==> flow/design.v <==
module pwm #(
    parameter step = 10000
)(
    input logic clk, 
    input logic rst,
    input integer duty_cycle,  
    output logic pwm_out
);
    integer pwm_on;
    localparam integer scalar = step/100;
    int pwm_count;
    logic switch;
    always_ff @(posedge clk) begin
        if (rst) begin
            pwm_on <= 0;
            pwm_count <= 0;
            switch <= 0;
        end
        else begin
        pwm_on <= duty_cycle*scalar;
        if (duty_cycle >= 99 || duty_cycle <= 1) begin
            if (duty_cycle >= 99) begin
                switch <= 0;
            end
            if (duty_cycle <= 1) begin
                switch <= 1;
            end
        end
        else begin
            if (pwm_count > pwm_on - 1) begin
                switch <= 1;
                if (pwm_count > step - 1) begin
                    pwm_count <= 0;
                    switch <= 0;
                end
                else begin
                    pwm_count <= pwm_count + 1;
                end
            end
            else begin
                pwm_count <= pwm_count + 1;
            end
        end
        end
    end
    assign pwm_out = (switch) ? 1'b1 : 1'b0;
endmodule
module ramp #(
    parameter step = 2000000,  
    parameter [0:6] steps = 7'b0011100,  
    parameter int n_steps = $bits(steps)
)(
    input logic clk,
    input logic rst,
    output int pwm_value
);
    integer stage;  
    integer count;  
    integer pwm_count;  
    localparam integer substep = step / 100;
    function automatic integer rate(input integer i);
        integer next;
        integer current;
        begin
            if (i < n_steps - 1) next = steps[i + 1] ? 100 : 0;
            else next = steps[0] ? 100 : 0;
            current = steps[i] ? 100 : 0;
            rate = (next - current) / 100;
        end
    endfunction
    integer stage_rate;
    always_comb begin
        stage_rate = 0;
        for (int i = 0; i < n_steps; i++)
            if (stage == i) stage_rate = rate(i);
    end
    always_ff @(posedge clk) begin
        if (rst) begin
            stage <= 0;
            count <= 0;
            pwm_count <= 0;
            if (steps[0]) pwm_value <= 100;
            else pwm_value <= 0;
        end
        else begin
        pwm_count <= pwm_count + 1;
        if (pwm_count == substep - 1) begin
            pwm_value <= pwm_value + stage_rate;
            pwm_count <= 0;
        end
        count <= count + 1;  
        if (count == step) begin
            count <= 0;  
            if (stage < n_steps - 1) begin
                stage <= stage + 1;
            end 
            else begin
                stage <= 0;
                if (steps[0]) pwm_value <= 100;
                else pwm_value <= 0;
            end
        end
        end
    end
endmodule
module top(
    input logic clk,
    input logic rst,
    output logic    RGB_G,
    output logic    RGB_R,
    output logic    RGB_B
);
    logic red_out;
    integer red;
    logic green_out;
    integer green;
    logic blue_out;
    integer blue;
    ramp #(
        .steps (7'b1100011)
    )
    u1 (
        .clk (clk),
        .rst (rst),
        .pwm_value (red)
    );
    ramp #(
        .steps (7'b0111000)
    )
    u2 (
            .clk (clk),
            .rst (rst),
            .pwm_value (green)
        );
    ramp #(
        .steps (7'b0001110)
    )
    u3 (
        .clk (clk),
        .rst (rst),
        .pwm_value (blue)
    );
    pwm u4 (
        .clk (clk),
        .rst (rst),
        .duty_cycle (red),
        .pwm_out (red_out)
    );
    assign RGB_R = red_out;
    pwm u5 (
        .clk (clk),
        .rst (rst),
        .duty_cycle (green),
        .pwm_out (green_out)
    );
    assign RGB_G = green_out;
    pwm u6 (
        .clk (clk),
        .rst (rst),
        .duty_cycle (blue),
        .pwm_out (blue_out)
    );
    assign RGB_B = blue_out;
endmodule
# From RTL to reports: top
# What the tools print for top, step after step.
# Lines are those of the file above, counted from 1.
# Cell names lack the library's common part.
# A cell with - has no value.
# design
top_module,top
clock,clk
cell_library,sky130hd
lib_corner,tt_025C_1v80

# Word level
# Yosys after proc, flatten, opt, wreduce and memory -nomap, before mapping. Memory bits, and registers merged into a memory's read port (data or address), are not among the register bits. Print and check cells are not counted. Equal cells are merged and count once.
# word_totals
ff_bits,573
input_bits,2
output_inout_bits,3
wordCells,153
# classes
addsub,18
mul,3
cmp,15
n_eq,26
n_mux,54
reduce_and_logical,16
# ops
op,count
2-to-1 mux 32 bit,30
multiplier 32 x 6 -> 30 bit (second input constant),3
adder 32 x 2 -> 32 bit (second input constant),12
equality test 32 x 4 -> 1 bit (second input constant),9
equality test 32 x 3 -> 1 bit (second input constant),6
> comparator 32 x 15 -> 1 bit (second input constant),3
equality test 32 x 16 -> 1 bit (second input constant),3
subtractor 32 x 2 -> 32 bit (second input constant),3
<= comparator 32 x 2 -> 1 bit (second input constant),3
equality test 32 x 22 -> 1 bit (second input constant),3
adder 32 bit,3
> comparator 32 bit,3
< comparator 32 x 4 -> 1 bit (second input constant),3
greater-or-equal comparator 32 x 8 -> 1 bit (second input constant),3
equality test 32 x 2 -> 1 bit (second input constant),2
zero test 32 bit,1
2-to-1 mux 1 bit,24
OR reduction 2 bit,6
inequality test 3 x 1 -> 1 bit (second input constant),3
AND reduction 2 bit,3
nonzero test 2 bit,3
logical OR 1 bit,3

# Longest topological paths
# Yosys ltp: most cells in a row. Word level: on the elaborated netlist, between registers, memories and ports. Mapped: between sequential cells and ports; inverters and the memories' decode and read muxes count.
# logic_depth
depth_word,12
abc_area,0
mapped_depth,20
mapped_depth_nobuf,20

# Netlist
# Yosys stat after the flow's synthesis: flattened, memories mapped to cells. It holds for the ABC_AREA given above (unset counts as 0); a run with the other value may have another netlist.
# by_type
cell_type,count,area_total_um2
dfxtp_1,573,1.15E+04
ha_1,495,6193.44
xor2_1,307,2.69E+03
nor2_1,612,2.3E+03
xnor2_1,245,2.15E+03
inv_1,476,1.79E+03
fa_1,78,1.56E+03
nand2_1,411,1542.73
a21oi_1,307,1.54E+03
nand3_1,190,950.912
a21o_1,126,945.907
o21ai_0,141,705.677
nand4_1,108,675.648
and3_1,93,581.808
nor4_1,90,563.04
or3_1,77,481.712
clkbuf_1,92,345.331
nor3_1,67,335.322
# Other cell types: 63; their cells: 379.
# mapped
cell_count,4867
synth_area_um2,39699.3
seqArea_um2,11471.0
ff_cells,573
buf_cells,99
# The figures by module come from a second, unflattened synthesis with its own total; it is not the netlist above.
# hier_totals
hier_cells,5142
hier_area_um2,41661.2
# Rows give one instance, submodules left out.
# modules
module,instances,cells,mod_area_um2,seq_area_um2
pwm,3,830,6769.0,1261.2
ramp #(steps=99),1,880,7181.9,2562.5
ramp #(steps=14),1,884,7101.8,2562.5
ramp #(steps=56),1,888,7070.5,2562.5
top,1,0,0.0,0.0

# Timing after synthesis
# OpenSTA on the mapped netlist: ideal clock, no wires. The path of least setup slack (recovery checks aside). Input and output delay are each 20% of the period. Register names are those of the netlist, which keeps one name where synthesis merged equal registers.
# synth_timing
path_type,flip-flop to flip-flop
start,register u1.stage[6]
end,register u1.pwm_value[31]
tclk_ps,10000
setup_ps,72
t_first_pin_ps,0
arrival_ps,6042
t_required_ps,9928
setup_slack_ps,3886
path_delay_ps,6114
path_stages,15
path_buffers,0
period_less_setup_slack_ps,6114
# "path_delay_ps" is the arrival time less input delay plus setup time.
# "path_stages": output pins that drive a net of the path, with the launching flip-flop's if there is one; two outputs of one cell count as two.
# "period_less_setup_slack_ps" = period - worst setup slack (recovery checks aside). The figure is calculated, with input and output delays left at 20% of the set period.
# The rows between start and end are the longest chain of elaborated cells between them; the timing report does not say that the signal goes this way. Where chains are equally long, one stands for them.
# Each line given opens the expression or statement behind the cell; cells for indexed reads and writes are added by Yosys, which also makes memories of some case tables.
# A register here has more assigning lines than the two given.
# synth_between
cell_sequence,dfxtp_1 -> nor4_1 -> nand4_1 -> nor4_1 -> ha_1 -> a211o_1 -> a21oi_1 -> a211oi_1 -> o21ai_0 -> a21oi_1 -> a31o_2 -> a211oi_1 -> o21ai_0 -> mux2i_1 -> mux2i_1
elab_chain_cells,11
cells_between,17
cone_lines,5
cone_classes,1 x add/sub; 1 x compare; 6 x eq/ne; 9 x mux
# synth_rtl
element,line,source
"start, declared",57,integer stage;
"start, assigned",79,stage <= 0;
"start, assigned",95,stage <= stage + 1;
equality test 32 x 2 -> 1 bit,75,if (stage == i) stage_rate = rate(i);
2-to-1 mux 32 bit x6,75,
adder 32 bit,88,pwm_value <= pwm_value + stage_rate;
2-to-1 mux 32 bit,87,if (pwm_count == substep - 1) begin
2-to-1 mux 32 bit,94,if (stage < n_steps - 1) begin
2-to-1 mux 32 bit,92,if (count == step) begin
"end, assigned",88,
"end, assigned",99,if (steps[0]) pwm_value <= 100;
"end, declared",55,output int pwm_value

# Timing after layout
# Path of least setup slack in the final report of job 1 (OpenROAD, finished layout, wires in). Where an end is a register, its clock arrival counts in the times.
# The path's times are printed in steps of 10 ps; the period is the one set.
# layout_timing
path_type,flip-flop to flip-flop
start,register u5.pwm_on[2]
end,register u5.pwm_count[2]
tclk_ps,7500
setup_ps,140
t_first_pin_ps,660
arrival_ps,5860
t_required_ps,8020
setup_slack_ps,2160
path_stages,17
path_buffers,1
# The rows between start and end are the longest chain of elaborated cells between them; the timing report does not say that the signal goes this way. Where chains are equally long, one stands for them.
# A register here has more assigning lines than the two given.
# layout_between
cell_sequence,dfxtp_1 -> nor3_1 -> nand2b_1 -> or4_1 -> nand3b_1 -> nand2b_1 -> or4_1 -> xor2_1 -> ha_1 -> nand4_1 -> nor4_1 -> o21ai_0 -> o2111ai_1 -> xnor2_1 -> a41o_1 -> clkbuf_1 -> nor2_1
elab_chain_cells,3
cells_between,3
cone_lines,1
cone_classes,1 x add/sub; 1 x compare; 1 x mux
# layout_rtl
element,line,source
"start, declared",9,integer pwm_on;
"start, assigned",15,pwm_on <= 0;
"start, assigned",20,pwm_on <= duty_cycle*scalar;
subtractor 32 x 2 -> 32 bit,30,if (pwm_count > pwm_on - 1) begin
> comparator 32 bit,30,
2-to-1 mux 32 bit,30,
"end, assigned",37,pwm_count <= pwm_count + 1;
"end, assigned",41,pwm_count <= pwm_count + 1;
"end, declared",11,int pwm_count;

# Measured data: module top, platform sky130hd, 4 stored runs of the flow under differing settings, order arbitrary. Input and output delays are each 20% of the period that was set; the output load is 0.01 pF.
# "clock_period_reached_ps": clock period set for the run, less the worst setup slack. It is reckoned from that one timing run; input and output delays stay at 20% of the period that was set.
# "power_total_mw" rests on the timing tool's default activity at the inputs, not on a simulated workload.
# Among the settings, . means not set for that run.
run name,ABC_AREA,CELL_PAD_IN_SITES_DETAIL_PLACEMENT,CELL_PAD_IN_SITES_GLOBAL_PLACEMENT,CORE_ASPECT_RATIO,CORE_UTILIZATION,CTS_CLUSTER_SIZE,GPL_TIMING_DRIVEN,SLEW_MARGIN,TNS_END_PERCENT,period_ns,CAP_MARGIN,CORE_MARGIN,HOLD_SLACK_MARGIN,PLACE_DENSITY,die_area_um2,tns_ps,power_total_mw,setup_worst_slack_ps,clock_period_reached_ps,finalUtil_pct,synth_chip_area_um2,cell_area_final_um2
job 1,0,2,1,0.9,15,97,0,25,75,7.5,20,2,.,.,268800.0,0,6.799,2162,5338,17.7,39699.3,46792.4
job 2,.,.,.,.,40,.,.,20,.,5.95,20,2,.,.,101783.0,0,8.553,1122,4828,44.4,39699.3,43671.9
job 3,1,1,1,.,53,.,.,10,.,10.0,5,2,0.13,0.42,90315.3,0,5.096,5563,4437,57.9,46602.2,50272.0
job 4,1,1,.,.,40,.,.,10,.,10.0,5,2,.,0.42,119253.0,0,5.396,5649,4351,44.1,46602.2,51059.0
